==> flow/design.v <==
module modQ(clock, rst, start, inp, done, b_mod_out);
parameter n = 25;
input clock;
input rst;
input start;
input [n-1:0] inp;               
output reg done;
output reg [11:0] b_mod_out;
localparam [n-1:0] Q = 25'd3329;
reg busy;
reg [n-1:0] b;
wire [n-1:0] inp_capture = inp[n-1] == 1'b0 ? inp : ~inp + 1'b1;
reg  [4:0] r_shift;
reg  [9:0] temp_val;
always @(*)
begin
    if(inp_capture <= 25'd6912)
        begin r_shift = 5'd12; temp_val = 10'd2; end
    else if(inp_capture < 25'd51067)
        begin r_shift = 5'd13; temp_val = 10'd3; end
    else if(inp_capture < 25'd1025410)
        begin r_shift = 5'd14; temp_val = 10'd5; end
    else if(inp_capture < 25'd7575243)
        begin r_shift = 5'd15; temp_val = 10'd10; end
    else
        begin r_shift = 5'd19; temp_val = 10'd158; end
end
wire [n-1:0] s_val = (inp_capture >> r_shift) * temp_val;
wire [n-1:0] sQ    = s_val * Q;
wire [n-1:0] b_val = inp[n-1] == 1'b1 ? inp + sQ : inp - sQ;
always @(posedge clock)
begin
    if(rst)
        begin
        busy <= 1'b0;
        done <= 1'b0;
        end
    else
        begin
        done <= 1'b0;
        if(start)
            begin
            b <= b_val;
            busy <= 1'b1;
            end
        else if(busy)
            begin
            if(b[n-1])
                b <= b + Q;
            else if(b >= Q)
                b <= b - Q;
            else
                begin
                b_mod_out <= b[11:0];
                busy <= 1'b0;
                done <= 1'b1;
                end
            end
        end
end
endmodule
module jmod(clock, rst, start, j, t, jmod_out, ack);
parameter n = 4;
input clock;
input rst;
input start;
input [n:0] j;
input [n:0] t;
output reg [n:0] jmod_out;
output reg ack;
reg busy;
reg [n:0] w3;    
always @(posedge clock)
begin
    if(rst)
        begin
        busy <= 1'b0;
        ack <= 1'b0;
        end
    else
        begin
        ack <= 1'b0;
        if(start)
            begin
            w3 <= j - t;
            busy <= 1'b1;
            end
        else if(busy)
            begin
            if(w3[n])
                begin
                jmod_out <= w3 + t;
                busy <= 1'b0;
                ack <= 1'b1;
                end
            else
                w3 <= w3 - t;
            end
        end
end
endmodule
module index_GEN(j, t, i, jmod, tprev, index1, index2);
input [4:0] j;
input [4:0] t;
input [4:0] i;
input [4:0] jmod;
input [4:0] tprev;
output [4:0] index1;
output [4:0] index2;
wire [4:0] w1 = t - j;
wire w5 = w1[3] | ~(|w1);
wire w8 = |(i - 5'd2);
wire [4:0] w10 = w8 ? (jmod + tprev) : (j * 2);
assign index1 = w5 ? w10 : j;
assign index2 = index1 + t;
endmodule
module TW_gen(clock, rst, start, j, i, N, tw_ack, TW_out);
input clock;
input rst;
input start;
input [4:0] j;
input [4:0] i;
input [4:0] N;
output tw_ack;
output [11:0] TW_out;
wire [4:0] sel;
wire sel_ack;
wire [4:0] w1 = j << i;
wire [4:0] w2 = N >> i;
jmod REDC(clock, rst, start, w1, w2, sel, sel_ack);
reg g_busy;
reg g_done;
reg [4:0] count;
reg [15:0] G;
always @(posedge clock)
begin
    if(rst)
        begin
        g_busy <= 1'b0;
        g_done <= 1'b0;
        end
    else
        begin
        g_done <= 1'b0;
        if(sel_ack)
            begin
            G <= 16'd1;
            count <= sel;
            g_busy <= 1'b1;
            end
        else if(g_busy)
            begin
            if(count == 5'd0)
                begin
                g_busy <= 1'b0;
                g_done <= 1'b1;
                end
            else
                begin
                G <= (G << 5) + (G << 3);    
                count <= count - 1'b1;
                end
            end
        end
end
modQ MOD1(clock, rst, g_done, {9'b0, G}, tw_ack, TW_out);
endmodule
module BUFunit(clock, rst, start, u_inp, v_inp, tw_inp, x1_out, x2_out, ack);
parameter n = 25;
input clock;
input rst;
input start;
input [11:0] u_inp;
input [11:0] v_inp;
input [11:0] tw_inp;
output [11:0] x1_out;
output [11:0] x2_out;
output ack;
reg [n-1:0] w1, w3;
reg go;
reg busy, have1, have2;
wire d1, d2;
wire [n-1:0] w2 = {13'b0, u_inp} - {13'b0, v_inp};
always @(posedge clock)
begin
    if(start)
        begin
        w1 <= {13'b0, u_inp} + {13'b0, v_inp};
        w3 <= w2 * {13'b0, tw_inp};
        end
end
modQ MOD1(clock, rst, go, w1, d1, x1_out);
modQ MOD2(clock, rst, go, w3, d2, x2_out);
assign ack = busy & (have1 | d1) & (have2 | d2);
always @(posedge clock)
begin
    if(rst)
        begin
        go <= 1'b0;
        busy <= 1'b0;
        have1 <= 1'b0;
        have2 <= 1'b0;
        end
    else
        begin
        go <= start;
        if(go)
            begin
            busy <= 1'b1;
            have1 <= 1'b0;
            have2 <= 1'b0;
            end
        else if(ack)
            busy <= 1'b0;
        else
            begin
            if(d1) have1 <= 1'b1;
            if(d2) have2 <= 1'b1;
            end
        end
end
endmodule
module dualPortMemory(clock, load, load_data, rd_en, wr_en, addr1, addr2,
                      data_in1, data_in2, data_out1, data_out2, mem_flat);
input clock;
input load;
input [95:0] load_data;
input rd_en;
input wr_en;
input [2:0] addr1;
input [2:0] addr2;
input [11:0] data_in1;
input [11:0] data_in2;
output reg [11:0] data_out1;
output reg [11:0] data_out2;
output [95:0] mem_flat;
reg [11:0] NTT_RAM [0:7];
genvar g;
generate
    for(g = 0; g < 8; g = g + 1)
    begin : flat
        assign mem_flat[12*g +: 12] = NTT_RAM[g];
    end
endgenerate
integer k;
always @(posedge clock)
begin
    if(load)
        begin
        for(k = 0; k < 8; k = k + 1)
            NTT_RAM[k] <= load_data[12*k +: 12];
        end
    else if(wr_en)
        begin
        NTT_RAM[addr1] <= data_in1;
        NTT_RAM[addr2] <= data_in2;
        end
    if(rd_en)
        begin
        data_out1 <= NTT_RAM[addr1];
        data_out2 <= NTT_RAM[addr2];
        end
end
endmodule
module NTT_Controller(clock, rst, in_valid, in_ready, out_valid, load,
                      i, j, N, t, tprev, start1, idx_ack, start2, tw_ack,
                      start3, buf_ack, rd_en, wr_en);
parameter n = 5;
input clock;
input rst;
input in_valid;
output in_ready;
output out_valid;
output load;
output reg [n-1:0] i;
output reg [n-1:0] j;
output [n-1:0] N;
output reg [n-1:0] t;
output reg [n-1:0] tprev;
output start1;
input idx_ack;
output start2;
input tw_ack;
output start3;
input buf_ack;
output rd_en;
output wr_en;
localparam S_IDLE  = 4'b0000;
localparam S_STAGE = 4'b1001;
localparam S_BFLY  = 4'b0001;
localparam S_IDX   = 4'b0010;
localparam S_READ  = 4'b0011;
localparam S_TW    = 4'b0100;
localparam S_BUF   = 4'b0101;
localparam S_WRITE = 4'b0110;
localparam S_NEXT  = 4'b1000;
localparam S_DONE  = 4'b1010;
reg [3:0] state;
assign N         = 5'd8;
assign in_ready  = (state == S_IDLE) | (state == S_DONE);
assign out_valid = (state == S_DONE);
assign load      = in_ready & in_valid;
assign start1    = (state == S_BFLY) & (j < 5'd4);
assign rd_en     = (state == S_READ);
assign start2    = (state == S_READ);
assign start3    = (state == S_TW) & tw_ack;
assign wr_en     = (state == S_WRITE);
always @(posedge clock)
begin
    if(rst)
        state <= S_IDLE;
    else
        case(state)
        S_IDLE, S_DONE:
            if(in_valid)
                begin
                i <= 5'd0;
                j <= 5'd0;
                t <= 5'd4;
                tprev <= 5'd0;
                state <= S_STAGE;
                end
            else
                state <= S_IDLE;
        S_STAGE:
            if(i < 5'd3)
                state <= S_BFLY;
            else
                state <= S_DONE;
        S_BFLY:
            if(j < 5'd4)
                state <= S_IDX;
            else
                state <= S_NEXT;
        S_IDX:
            if(idx_ack)
                state <= S_READ;
        S_READ:
            state <= S_TW;
        S_TW:
            if(tw_ack)
                state <= S_BUF;
        S_BUF:
            if(buf_ack)
                state <= S_WRITE;
        S_WRITE:
            begin
            j <= j + 1'b1;
            state <= S_BFLY;
            end
        S_NEXT:
            begin
            tprev <= t;
            t <= t >> 1;
            i <= i + 1'b1;
            j <= 5'd0;
            state <= S_STAGE;
            end
        default:
            state <= S_IDLE;
        endcase
end
endmodule
module NTT_8point(clock, rst, in_valid, in_ready, x_in, out_valid, y_out);
input clock;
input rst;
input in_valid;
output in_ready;
input [95:0] x_in;
output out_valid;
output [95:0] y_out;
wire [4:0] i, j, N, t, tprev;
wire load, start1, start2, start3, rd_en, wr_en;
wire idx_ack, tw_ack, buf_ack;
wire [4:0] jmod_out, index1, index2;
wire [11:0] u_inp, v_inp, TW_out, x1_out, x2_out;
wire [95:0] mem_flat;
NTT_Controller CON1(clock, rst, in_valid, in_ready, out_valid, load,
                    i, j, N, t, tprev, start1, idx_ack, start2, tw_ack,
                    start3, buf_ack, rd_en, wr_en);
jmod JMOD1(clock, rst, start1, j, t, jmod_out, idx_ack);
index_GEN BUFINDEX1(j, t, i, jmod_out, tprev, index1, index2);
dualPortMemory MEM1(clock, load, x_in, rd_en, wr_en, index1[2:0], index2[2:0],
                    x1_out, x2_out, u_inp, v_inp, mem_flat);
TW_gen TWIDDLE1(clock, rst, start2, j, i, N, tw_ack, TW_out);
BUFunit BUF1(clock, rst, start3, u_inp, v_inp, TW_out, x1_out, x2_out, buf_ack);
assign y_out[12*0 +: 12] = mem_flat[12*0 +: 12];
assign y_out[12*1 +: 12] = mem_flat[12*4 +: 12];
assign y_out[12*2 +: 12] = mem_flat[12*2 +: 12];
assign y_out[12*3 +: 12] = mem_flat[12*6 +: 12];
assign y_out[12*4 +: 12] = mem_flat[12*1 +: 12];
assign y_out[12*5 +: 12] = mem_flat[12*5 +: 12];
assign y_out[12*6 +: 12] = mem_flat[12*3 +: 12];
assign y_out[12*7 +: 12] = mem_flat[12*7 +: 12];
endmodule
# ---- Step by step through the tools: NTT_8point
# Each step is given for the RTL above and for the edited RTL.
# Lines under "before" count in the file above, lines under "after" in the edited file.
# "diff": "after" minus "before" as printed here. "rel_change_pct": 100 x difference / "before".
# A cell with - has no value.
dict set report inputs {
  design {NTT_8point}
  clock {clock}
  cell_library {sky130hd}
  lib_corner {tt_025C_1v80}
}

# ---- Diff
# The edit as a unified diff against the file above.
# This change comes from a script, not from a designer. The edited design behaves differently; no optimisation was intended.
# begin of diff
@@ -197,5 +197,4 @@
     if(rst)
         begin
-        go <= 1'b0;
         busy <= 1'b0;
         have1 <= 1'b0;
@@ -204,5 +203,4 @@
     else
         begin
-        go <= start;
         if(go)
             begin
@@ -220,4 +218,5 @@
         end
 end
+always @(*) go = start;
 endmodule
 module dualPortMemory(clock, load, load_data, rd_en, wr_en, addr1, addr2,
# end of diff

# ---- After elaboration
# Counts by Yosys on the flattened word-level netlist (proc, flatten, opt, wreduce; memories kept). Register bits leave out memories and registers merged into their read ports (data or address). Print and check cells are left out. Cells with the same type and inputs are merged into one.
# Memory sizes are those after Yosys's memory passes, which may raise the word count (mostly to a power of two), join words into wider ones and drop unused or constant bits.
# element before after diff rel_change_pct
set bits {}
lappend bits {regBits 238 237 -1 -0.42}
lappend bits {memories 1 1 0 0.00}
lappend bits {wordCells 304 303 -1 -0.33}
lappend bits {mem_bits_rw 96 96 0 0.00}
lappend bits {out_inout_bits 98 98 0 0.00}
# element before after diff rel_change_pct
set classes {}
lappend classes {n_logic 30 30 0 0.00}
lappend classes {reduce_and_logical 45 45 0 0.00}
lappend classes {mux 114 114 0 0.00}
lappend classes {equal 16 16 0 0.00}
lappend classes {addsub 29 29 0 0.00}
lappend classes {n_mul 7 7 0 0.00}
lappend classes {shift 5 5 0 0.00}
lappend classes {n_cmp 17 17 0 0.00}
# cell before after diff rel_change_pct
set op_table {}
lappend op_table {{two-way mux 1 bit} 32 32 0 0.00}
lappend op_table {{two-way mux 5 bit} 23 23 0 0.00}
lappend op_table {{inverter 1 bit} 19 19 0 0.00}
lappend op_table {{two-way mux 25 bit} 16 16 0 0.00}
lappend op_table {{two-way mux 12 bit} 12 12 0 0.00}
lappend op_table {{two-way mux 8 bit} 12 12 0 0.00}
lappend op_table {{AND reduction 3 bit} 9 9 0 0.00}
lappend op_table {{nonzero test 2 bit} 8 8 0 0.00}
lappend op_table {{AND reduction 2 bit} 7 7 0 0.00}
lappend op_table {{two-way mux 3 bit} 6 6 0 0.00}
lappend op_table {{two-way mux 4 bit} 6 6 0 0.00}
lappend op_table {{AND 1 bit} 5 5 0 0.00}
lappend op_table {{subtractor 5 bit} 5 5 0 0.00}
lappend op_table {{!= test 2 bit (second input constant)} 4 4 0 0.00}
lappend op_table {{OR 1 bit} 4 4 0 0.00}
lappend op_table {{nonzero test 3 bit} 4 4 0 0.00}
lappend op_table {{adder 25 x 12 -> 25 bit (second input constant)} 3 3 0 0.00}
lappend op_table {{adder 3 bit} 3 3 0 0.00}
lappend op_table {{== test 4 x 3 -> 1 bit (second input constant)} 3 3 0 0.00}
lappend op_table {{== test 4 bit (second input constant)} 3 3 0 0.00}
lappend op_table {{>= comparator 25 x 12 -> 1 bit (second input constant)} 3 3 0 0.00}
lappend op_table {{multiplier 25 x 10 -> 25 bit} 3 3 0 0.00}
lappend op_table {{multiplier 25 x 12 -> 25 bit (second input constant)} 3 3 0 0.00}
lappend op_table {{!= test 2 x 1 -> 1 bit (second input constant)} 3 3 0 0.00}
lappend op_table {{AND reduction 5 bit} 3 3 0 0.00}
lappend op_table {{OR reduction 3 bit} 3 3 0 0.00}
lappend op_table {{OR reduction 4 bit} 3 3 0 0.00}
lappend op_table {{subtractor 25 x 12 -> 25 bit (second input constant)} 3 3 0 0.00}
# The list need not be complete.

# ---- Logic depth
# Longest topological path by Yosys (ltp), each cell counted once; first at word level (registers and memories cut), then after technology mapping (sequential cells cut; the memories' decode and read muxes count).
# element before after diff rel_change_pct
set logic_depth {}
lappend logic_depth {word_depth 14 14 0 0.00}
lappend logic_depth {ABC_AREA 0 0 - -}
lappend logic_depth {depth_mapped 58 56 -2 -3.45}
lappend logic_depth {mapped_depth_nobuf 55 53 -2 -3.64}

# ---- After synthesis
# The flow's flattened synthesis, as Yosys stat reports it; memories are mapped. The netlist is that of the ABC_AREA named above (0 if unset); the other value can give another one.
# element before after diff rel_change_pct
set synth_totals {}
lappend synth_totals {ff_cells 342 341 -1 -0.29}
lappend synth_totals {n_buf 216 221 5 2.31}
lappend synth_totals {yosys_area_um2 37657.4 37498.5 -158.9 -0.42}
lappend synth_totals {cells 4010 3988 -22 -0.55}
# cell before after diff rel_change_pct
set by_type {}
lappend by_type {sky130_fd_sc_hd__o21ai_0 215 160 -55 -25.58}
lappend by_type {sky130_fd_sc_hd__nand2_1 364 320 -44 -12.09}
lappend by_type {sky130_fd_sc_hd__a211oi_1 47 86 39 82.98}
lappend by_type {sky130_fd_sc_hd__nor2b_1 42 65 23 54.76}
lappend by_type {sky130_fd_sc_hd__inv_1 502 481 -21 -4.18}
lappend by_type {sky130_fd_sc_hd__a21oi_1 191 210 19 9.95}
lappend by_type {sky130_fd_sc_hd__nand3_1 80 62 -18 -22.50}
lappend by_type {sky130_fd_sc_hd__mux2_2 43 25 -18 -41.86}
lappend by_type {sky130_fd_sc_hd__buf_2 23 5 -18 -78.26}
lappend by_type {sky130_fd_sc_hd__a21o_1 37 53 16 43.24}
lappend by_type {sky130_fd_sc_hd__nor2_1 246 261 15 6.10}
lappend by_type {sky130_fd_sc_hd__nand2b_1 30 45 15 50.00}
lappend by_type {sky130_fd_sc_hd__clkbuf_1 172 186 14 8.14}
lappend by_type {sky130_fd_sc_hd__or3_1 23 35 12 52.17}
lappend by_type {sky130_fd_sc_hd__a221oi_1 27 37 10 37.04}
lappend by_type {sky130_fd_sc_hd__a211o_1 3 13 10 333.33}
lappend by_type {sky130_fd_sc_hd__a31oi_1 28 19 -9 -32.14}
lappend by_type {sky130_fd_sc_hd__clkbuf_2 3 12 9 300.00}
# The list need not be complete.
# The figures by module come from a second, unflattened synthesis with its own total; it is not the netlist above.
# element before after diff rel_change_pct
set unflattened {}
lappend unflattened {cells_unflattened 6275 6263 -12 -0.19}
lappend unflattened {hier_area_um2 55311.8 55330.6 18.8 0.03}
# Rows give one instance, submodules left out.
# mod n_cells mod_area_um2 instances
set by_module_before {}
lappend by_module_before {modQ 1369 11389.7 3}
lappend by_module_before {BUFunit 924 8459.4 1}
lappend by_module_before {dualPortMemory 790 8020.2 1}
lappend by_module_before {jmod 83 878.3 2}
lappend by_module_before {TW_gen 103 1124.8 1}
lappend by_module_before {NTT_Controller 103 1112.3 1}
lappend by_module_before {index_GEN 82 669.4 1}
lappend by_module_before {NTT_8point 0 0.0 1}
# mod n_cells mod_area_um2 instances
set by_module_after {}
lappend by_module_after {modQ 1369 11389.7 3}
lappend by_module_after {BUFunit 912 8478.1 1}
lappend by_module_after {dualPortMemory 790 8020.2 1}
lappend by_module_after {jmod 83 878.3 2}
lappend by_module_after {TW_gen 103 1124.8 1}
lappend by_module_after {NTT_Controller 103 1112.3 1}
lappend by_module_after {index_GEN 82 669.4 1}
lappend by_module_after {NTT_8point 0 0.0 1}

# ---- Worst setup path after synthesis
# Source: OpenSTA report_checks on the synthesized netlist (no wires, ideal clock, input and output delay 20% of the period each), path of least setup slack; recovery checks are left aside. Register names are those of the netlist, which keeps one name where synthesis merged equal registers.
# element before after diff rel_change_pct
set synth_timing {}
lappend synth_timing {path_kind {register to register} {register to register} - -}
lappend synth_timing {from {reg BUF1.w3[1]} {reg BUF1.w3[7]} - -}
lappend synth_timing {to {reg BUF1.MOD2.b[24]} {reg BUF1.MOD2.b[24]} - -}
lappend synth_timing {stages 56 50 -6 -10.71}
lappend synth_timing {delay_ns 12.481 11.926 -0.555 -4.45}
lappend synth_timing {required_time_ns 11.730 11.724 -0.006 -0.05}
lappend synth_timing {setup_ns 0.270 0.276 0.006 -}
lappend synth_timing {tclk_ns 12.0 12.0 0.0 0.00}
lappend synth_timing {t_first_pin_ns 0.000 0.000 0.000 -}
lappend synth_timing {arrival_time_ns 12.211 11.650 -0.561 -4.59}
lappend synth_timing {setup_slack_ns -0.481 0.073 0.554 -}
lappend synth_timing {synth_period_reached_ns 12.481 11.927 -0.554 -4.44}
# "delay_ns" = arrival - input delay + setup time.
# "stages" counts driving pins, that of a launching flip-flop among them; a cell with two outputs on the path counts twice.
# "synth_period_reached_ns" = period - worst setup slack (recovery checks aside). The figure is calculated, with input and output delays left at 20% of the set period.
# Between the ends stands the longest chain of elaborated cells between them, by number of cells; it is not shown to be the way that was timed. Of several equally long chains one is given.
# Each line given opens the expression or statement behind the cell; cells for indexed reads and writes are added by Yosys, which also makes memories of some case tables.
# A register here has more assigning lines than the two given.
dict set report synth_between_before {
  path_cell_list {sky130_fd_sc_hd__edfxtp_1 > sky130_fd_sc_hd__buf_2 > sky130_fd_sc_hd__inv_1 > sky130_fd_sc_hd__ha_1 > sky130_fd_sc_hd__or4b_1 > sky130_fd_sc_hd__buf_4 > sky130_fd_sc_hd__nor4_4 > sky130_fd_sc_hd__nand2_1 > sky130_fd_sc_hd__xnor2_1 > sky130_fd_sc_hd__o41a_1 > sky130_fd_sc_hd__o41a_1 > sky130_fd_sc_hd__a22oi_2 > sky130_fd_sc_hd__buf_6 > sky130_fd_sc_hd__mux2i_1 > sky130_fd_sc_hd__and2_1 > sky130_fd_sc_hd__a21oi_1 > sky130_fd_sc_hd__or2_2 > sky130_fd_sc_hd__fa_1 > [20 not listed] > sky130_fd_sc_hd__o21bai_1 > sky130_fd_sc_hd__a2111o_1 > sky130_fd_sc_hd__and3_1 > sky130_fd_sc_hd__xor2_1 > sky130_fd_sc_hd__nor4_1 > sky130_fd_sc_hd__a21oi_1 > sky130_fd_sc_hd__xnor2_1 > sky130_fd_sc_hd__ha_1 > sky130_fd_sc_hd__nand2_1 > sky130_fd_sc_hd__nand2b_1 > sky130_fd_sc_hd__a21o_1 > sky130_fd_sc_hd__a21o_1 > sky130_fd_sc_hd__o41a_1 > sky130_fd_sc_hd__nand3_1 > sky130_fd_sc_hd__nand2_1 > sky130_fd_sc_hd__xnor2_1 > sky130_fd_sc_hd__xnor2_1 > sky130_fd_sc_hd__a21oi_1}
  elab_chain_len 14
  cone_cells 22
  classes_between {add/sub (3); mul (2); compare (4); shift (1); mux (11); logic (1)}
}
# element line
set synth_lines_before {}
lappend synth_lines_before {{start, declared} 179} ;# reg [n-1:0] w1, w3;
lappend synth_lines_before {{start, assigned} 189} ;# w3 <= w2 * {13'b0, tw_inp};
lappend synth_lines_before {{inverter 25 bit} 12} ;# wire [n-1:0] inp_capture = inp[n-1] == 1'b0 ? inp : ~inp + 1'b1;
lappend synth_lines_before {{adder 25 x 1 -> 25 bit} 12}
lappend synth_lines_before {{two-way mux 25 bit} 12}
lappend synth_lines_before {{less-than comparator 25 x 23 -> 1 bit} 23} ;# else if(inp_capture < 25'd7575243)
lappend synth_lines_before {{two-way mux 5 bit} 23}
lappend synth_lines_before {{two-way mux 5 bit} 21} ;# else if(inp_capture < 25'd1025410)
lappend synth_lines_before {{two-way mux 5 bit} 19} ;# else if(inp_capture < 25'd51067)
lappend synth_lines_before {{two-way mux 5 bit} 17} ;# if(inp_capture <= 25'd6912)
lappend synth_lines_before {{right shift 25 x 5 -> 25 bit} 28} ;# wire [n-1:0] s_val = (inp_capture >> r_shift) * temp_val;
lappend synth_lines_before {{multiplier 25 x 10 -> 25 bit} 28}
lappend synth_lines_before {{multiplier 25 x 12 -> 25 bit} 29} ;# wire [n-1:0] sQ    = s_val * Q;
lappend synth_lines_before {{subtractor 25 bit} 30} ;# wire [n-1:0] b_val = inp[n-1] == 1'b1 ? inp + sQ : inp - sQ;
lappend synth_lines_before {{two-way mux 25 bit} 30}
lappend synth_lines_before {{two-way mux 25 bit} 41} ;# if(start)
lappend synth_lines_before {{end, assigned} 43} ;# b <= b_val;
lappend synth_lines_before {{end, assigned} 49} ;# b <= b + Q;
lappend synth_lines_before {{end, declared} 11} ;# reg [n-1:0] b;
dict set report synth_between_after {
  path_cell_list {sky130_fd_sc_hd__edfxtp_1 > sky130_fd_sc_hd__buf_6 > sky130_fd_sc_hd__or4_1 > sky130_fd_sc_hd__buf_2 > sky130_fd_sc_hd__or4_1 > sky130_fd_sc_hd__buf_2 > sky130_fd_sc_hd__o31ai_2 > sky130_fd_sc_hd__xor2_1 > sky130_fd_sc_hd__nand3b_1 > sky130_fd_sc_hd__o32ai_1 > sky130_fd_sc_hd__a21oi_1 > sky130_fd_sc_hd__buf_2 > sky130_fd_sc_hd__mux2i_1 > sky130_fd_sc_hd__a22oi_1 > sky130_fd_sc_hd__and2_1 > sky130_fd_sc_hd__a21oi_1 > sky130_fd_sc_hd__or2_1 > sky130_fd_sc_hd__fa_1 > [14 not listed] > sky130_fd_sc_hd__fa_1 > sky130_fd_sc_hd__inv_1 > sky130_fd_sc_hd__ha_1 > sky130_fd_sc_hd__ha_1 > sky130_fd_sc_hd__a2111oi_0 > sky130_fd_sc_hd__a211oi_1 > sky130_fd_sc_hd__o32ai_1 > sky130_fd_sc_hd__a22oi_1 > sky130_fd_sc_hd__nor4_1 > sky130_fd_sc_hd__a21oi_1 > sky130_fd_sc_hd__xnor2_1 > sky130_fd_sc_hd__ha_1 > sky130_fd_sc_hd__or3_1 > sky130_fd_sc_hd__o21ai_0 > sky130_fd_sc_hd__a21oi_1 > sky130_fd_sc_hd__a31oi_1 > sky130_fd_sc_hd__xnor2_1 > sky130_fd_sc_hd__a22oi_1}
  elab_chain_len 14
  cone_cells 22
  classes_between {add/sub (3); mul (2); compare (4); shift (1); mux (11); logic (1)}
}
# element line
set synth_lines_after {}
lappend synth_lines_after {{start, declared} 179} ;# reg [n-1:0] w1, w3;
lappend synth_lines_after {{start, assigned} 189} ;# w3 <= w2 * {13'b0, tw_inp};
lappend synth_lines_after {{inverter 25 bit} 12} ;# wire [n-1:0] inp_capture = inp[n-1] == 1'b0 ? inp : ~inp + 1'b1;
lappend synth_lines_after {{adder 25 x 1 -> 25 bit} 12}
lappend synth_lines_after {{two-way mux 25 bit} 12}
lappend synth_lines_after {{less-than comparator 25 x 23 -> 1 bit} 23} ;# else if(inp_capture < 25'd7575243)
lappend synth_lines_after {{two-way mux 5 bit} 23}
lappend synth_lines_after {{two-way mux 5 bit} 21} ;# else if(inp_capture < 25'd1025410)
lappend synth_lines_after {{two-way mux 5 bit} 19} ;# else if(inp_capture < 25'd51067)
lappend synth_lines_after {{two-way mux 5 bit} 17} ;# if(inp_capture <= 25'd6912)
lappend synth_lines_after {{right shift 25 x 5 -> 25 bit} 28} ;# wire [n-1:0] s_val = (inp_capture >> r_shift) * temp_val;
lappend synth_lines_after {{multiplier 25 x 10 -> 25 bit} 28}
lappend synth_lines_after {{multiplier 25 x 12 -> 25 bit} 29} ;# wire [n-1:0] sQ    = s_val * Q;
lappend synth_lines_after {{subtractor 25 bit} 30} ;# wire [n-1:0] b_val = inp[n-1] == 1'b1 ? inp + sQ : inp - sQ;
lappend synth_lines_after {{two-way mux 25 bit} 30}
lappend synth_lines_after {{two-way mux 25 bit} 41} ;# if(start)
lappend synth_lines_after {{end, assigned} 43} ;# b <= b_val;
lappend synth_lines_after {{end, assigned} 49} ;# b <= b + Q;
lappend synth_lines_after {{end, declared} 11} ;# reg [n-1:0] b;

# ---- Path in the finished layout
# Path of least setup slack in the final report of each run of set A (OpenROAD, finished layout, wires in). Where an end is a register, its clock arrival counts in the times.
# element before after diff rel_change_pct
set layout_timing {}
lappend layout_timing {path_kind {register to register} {register to register} - -}
lappend layout_timing {from {reg BUF1.w3[0]} {reg BUF1.w3[1]} - -}
lappend layout_timing {to {reg BUF1.MOD2.b[24]} {reg BUF1.MOD2.b[24]} - -}
lappend layout_timing {setup_slack_ns 0.47 0.45 -0.02 -}
lappend layout_timing {setup_ns 0.28 0.27 -0.01 -}
lappend layout_timing {arrival_time_ns 11.84 11.84 0.00 0.00}
lappend layout_timing {required_time_ns 12.32 12.29 -0.03 -0.24}
lappend layout_timing {tclk_ns 12.0 12.0 0.0 0.00}
lappend layout_timing {t_first_pin_ns 0.59 0.56 -0.03 -5.08}
lappend layout_timing {stages 49 45 -4 -8.16}
# Between the ends stands the longest chain of elaborated cells between them, by number of cells; it is not shown to be the way that was timed. Of several equally long chains one is given.
# A register here has more assigning lines than the two given.
dict set report layout_between_before {
  path_cell_list {sky130_fd_sc_hd__edfxtp_1 > sky130_fd_sc_hd__inv_2 > sky130_fd_sc_hd__ha_4 > sky130_fd_sc_hd__or4b_4 > sky130_fd_sc_hd__nor4_4 > sky130_fd_sc_hd__nand2_1 > sky130_fd_sc_hd__xnor2_1 > sky130_fd_sc_hd__o41a_1 > sky130_fd_sc_hd__o41a_1 > sky130_fd_sc_hd__a22oi_2 > sky130_fd_sc_hd__buf_6 > sky130_fd_sc_hd__buf_12 > sky130_fd_sc_hd__o21ai_0 > sky130_fd_sc_hd__mux2i_1 > sky130_fd_sc_hd__o21ai_0 > sky130_fd_sc_hd__fa_2 > sky130_fd_sc_hd__inv_2 > sky130_fd_sc_hd__fa_1 > [13 not listed] > sky130_fd_sc_hd__fa_1 > sky130_fd_sc_hd__ha_1 > sky130_fd_sc_hd__ha_4 > sky130_fd_sc_hd__a2111oi_4 > sky130_fd_sc_hd__buf_4 > sky130_fd_sc_hd__nor2_1 > sky130_fd_sc_hd__mux2_2 > sky130_fd_sc_hd__nor4_4 > sky130_fd_sc_hd__a41oi_2 > sky130_fd_sc_hd__xnor2_1 > sky130_fd_sc_hd__ha_1 > sky130_fd_sc_hd__a21o_1 > sky130_fd_sc_hd__o41a_1 > sky130_fd_sc_hd__nand3_1 > sky130_fd_sc_hd__nand2_1 > sky130_fd_sc_hd__xnor2_1 > sky130_fd_sc_hd__xnor2_1 > sky130_fd_sc_hd__a21oi_1}
  elab_chain_len 14
  cone_cells 22
  classes_between {add/sub (3); mul (2); compare (4); shift (1); mux (11); logic (1)}
}
# element line
set layout_lines_before {}
lappend layout_lines_before {{start, declared} 179} ;# reg [n-1:0] w1, w3;
lappend layout_lines_before {{start, assigned} 189} ;# w3 <= w2 * {13'b0, tw_inp};
lappend layout_lines_before {{inverter 25 bit} 12} ;# wire [n-1:0] inp_capture = inp[n-1] == 1'b0 ? inp : ~inp + 1'b1;
lappend layout_lines_before {{adder 25 x 1 -> 25 bit} 12}
lappend layout_lines_before {{two-way mux 25 bit} 12}
lappend layout_lines_before {{less-than comparator 25 x 23 -> 1 bit} 23} ;# else if(inp_capture < 25'd7575243)
lappend layout_lines_before {{two-way mux 5 bit} 23}
lappend layout_lines_before {{two-way mux 5 bit} 21} ;# else if(inp_capture < 25'd1025410)
lappend layout_lines_before {{two-way mux 5 bit} 19} ;# else if(inp_capture < 25'd51067)
lappend layout_lines_before {{two-way mux 5 bit} 17} ;# if(inp_capture <= 25'd6912)
lappend layout_lines_before {{right shift 25 x 5 -> 25 bit} 28} ;# wire [n-1:0] s_val = (inp_capture >> r_shift) * temp_val;
lappend layout_lines_before {{multiplier 25 x 10 -> 25 bit} 28}
lappend layout_lines_before {{multiplier 25 x 12 -> 25 bit} 29} ;# wire [n-1:0] sQ    = s_val * Q;
lappend layout_lines_before {{subtractor 25 bit} 30} ;# wire [n-1:0] b_val = inp[n-1] == 1'b1 ? inp + sQ : inp - sQ;
lappend layout_lines_before {{two-way mux 25 bit} 30}
lappend layout_lines_before {{two-way mux 25 bit} 41} ;# if(start)
lappend layout_lines_before {{end, assigned} 43} ;# b <= b_val;
lappend layout_lines_before {{end, assigned} 49} ;# b <= b + Q;
lappend layout_lines_before {{end, declared} 11} ;# reg [n-1:0] b;
dict set report layout_between_after {
  path_cell_list {sky130_fd_sc_hd__edfxtp_1 > sky130_fd_sc_hd__inv_2 > sky130_fd_sc_hd__ha_4 > sky130_fd_sc_hd__or3b_4 > sky130_fd_sc_hd__or4_4 > sky130_fd_sc_hd__o41ai_4 > sky130_fd_sc_hd__a221oi_2 > sky130_fd_sc_hd__nand3b_1 > sky130_fd_sc_hd__a211o_1 > sky130_fd_sc_hd__a21oi_4 > sky130_fd_sc_hd__mux2_4 > sky130_fd_sc_hd__a22oi_2 > sky130_fd_sc_hd__and2_4 > sky130_fd_sc_hd__buf_4 > sky130_fd_sc_hd__buf_4 > sky130_fd_sc_hd__inv_1 > sky130_fd_sc_hd__fa_1 > sky130_fd_sc_hd__inv_1 > [9 not listed] > sky130_fd_sc_hd__inv_1 > sky130_fd_sc_hd__fa_1 > sky130_fd_sc_hd__inv_1 > sky130_fd_sc_hd__ha_1 > sky130_fd_sc_hd__fa_1 > sky130_fd_sc_hd__ha_1 > sky130_fd_sc_hd__ha_1 > sky130_fd_sc_hd__or2_2 > sky130_fd_sc_hd__o31a_1 > sky130_fd_sc_hd__a31o_2 > sky130_fd_sc_hd__a21oi_1 > sky130_fd_sc_hd__xnor2_1 > sky130_fd_sc_hd__xor2_1 > sky130_fd_sc_hd__ha_1 > sky130_fd_sc_hd__a21o_1 > sky130_fd_sc_hd__a31oi_1 > sky130_fd_sc_hd__xnor2_1 > sky130_fd_sc_hd__a22oi_1}
  elab_chain_len 14
  cone_cells 22
  classes_between {add/sub (3); mul (2); compare (4); shift (1); mux (11); logic (1)}
}
# element line
set layout_lines_after {}
lappend layout_lines_after {{start, declared} 179} ;# reg [n-1:0] w1, w3;
lappend layout_lines_after {{start, assigned} 189} ;# w3 <= w2 * {13'b0, tw_inp};
lappend layout_lines_after {{inverter 25 bit} 12} ;# wire [n-1:0] inp_capture = inp[n-1] == 1'b0 ? inp : ~inp + 1'b1;
lappend layout_lines_after {{adder 25 x 1 -> 25 bit} 12}
lappend layout_lines_after {{two-way mux 25 bit} 12}
lappend layout_lines_after {{less-than comparator 25 x 23 -> 1 bit} 23} ;# else if(inp_capture < 25'd7575243)
lappend layout_lines_after {{two-way mux 5 bit} 23}
lappend layout_lines_after {{two-way mux 5 bit} 21} ;# else if(inp_capture < 25'd1025410)
lappend layout_lines_after {{two-way mux 5 bit} 19} ;# else if(inp_capture < 25'd51067)
lappend layout_lines_after {{two-way mux 5 bit} 17} ;# if(inp_capture <= 25'd6912)
lappend layout_lines_after {{right shift 25 x 5 -> 25 bit} 28} ;# wire [n-1:0] s_val = (inp_capture >> r_shift) * temp_val;
lappend layout_lines_after {{multiplier 25 x 10 -> 25 bit} 28}
lappend layout_lines_after {{multiplier 25 x 12 -> 25 bit} 29} ;# wire [n-1:0] sQ    = s_val * Q;
lappend layout_lines_after {{subtractor 25 bit} 30} ;# wire [n-1:0] b_val = inp[n-1] == 1'b1 ? inp + sQ : inp - sQ;
lappend layout_lines_after {{two-way mux 25 bit} 30}
lappend layout_lines_after {{two-way mux 25 bit} 41} ;# if(start)
lappend layout_lines_after {{end, assigned} 43} ;# b <= b_val;
lappend layout_lines_after {{end, assigned} 49} ;# b <= b + Q;
lappend layout_lines_after {{end, declared} 11} ;# reg [n-1:0] b;

# ---- Layout results
# Runs of the flow (Yosys, OpenROAD) on both versions; the two runs of a pair have the same settings. The constraints put input and output delay at 20% of the set period each and load the outputs with 0.01 pF.
dict set report settings_set_A {
  CORE_UTILIZATION 40
  period_ns 12.0
  CAP_MARGIN 20
  CORE_MARGIN 2
  SLEW_MARGIN 20
}
# element before after diff rel_change_pct
set results_set_A {}
lappend results_set_A {timing.hold.ws_ns 0.408 0.433 0.025 -}
lappend results_set_A {post_synth_area_um2 37657.4 37498.5 -158.9 -0.42}
lappend results_set_A {finish.utilization_frac 0.468 0.47 0.002 -}
lappend results_set_A {tns_setup_ns 0.000 0.000 0.000 -}
lappend results_set_A {ws_setup_ns 0.472 0.449 -0.023 -}
lappend results_set_A {final_die_area_um2 96612.2 96211.6 -400.6 -0.41}
dict set report settings_set_B {
  ABC_AREA 0
  CELL_PAD_IN_SITES_DETAIL_PLACEMENT 1
  CELL_PAD_IN_SITES_GLOBAL_PLACEMENT 3
  CORE_UTILIZATION 45
  CTS_CLUSTER_SIZE 11
  GPL_TIMING_DRIVEN 1
  PLACE_DENSITY_LB_ADDON 0.05
  SETUP_SLACK_MARGIN 5.0
  TNS_END_PERCENT 5
  period_ns 17.5
  CAP_MARGIN 20
  CORE_MARGIN 2
  SLEW_MARGIN 20
}
# element before after diff rel_change_pct
set results_set_B {}
lappend results_set_B {timing.hold.ws_ns 0.418 0.438 0.020 -}
lappend results_set_B {post_synth_area_um2 37657.4 37498.5 -158.9 -0.42}
lappend results_set_B {finish.utilization_frac 0.522 0.523 0.001 -}
lappend results_set_B {tns_setup_ns 0.000 0.000 0.000 -}
lappend results_set_B {ws_setup_ns 5.297 5.471 0.174 -}
lappend results_set_B {final_die_area_um2 86013.2 85655.7 -357.5 -0.42}
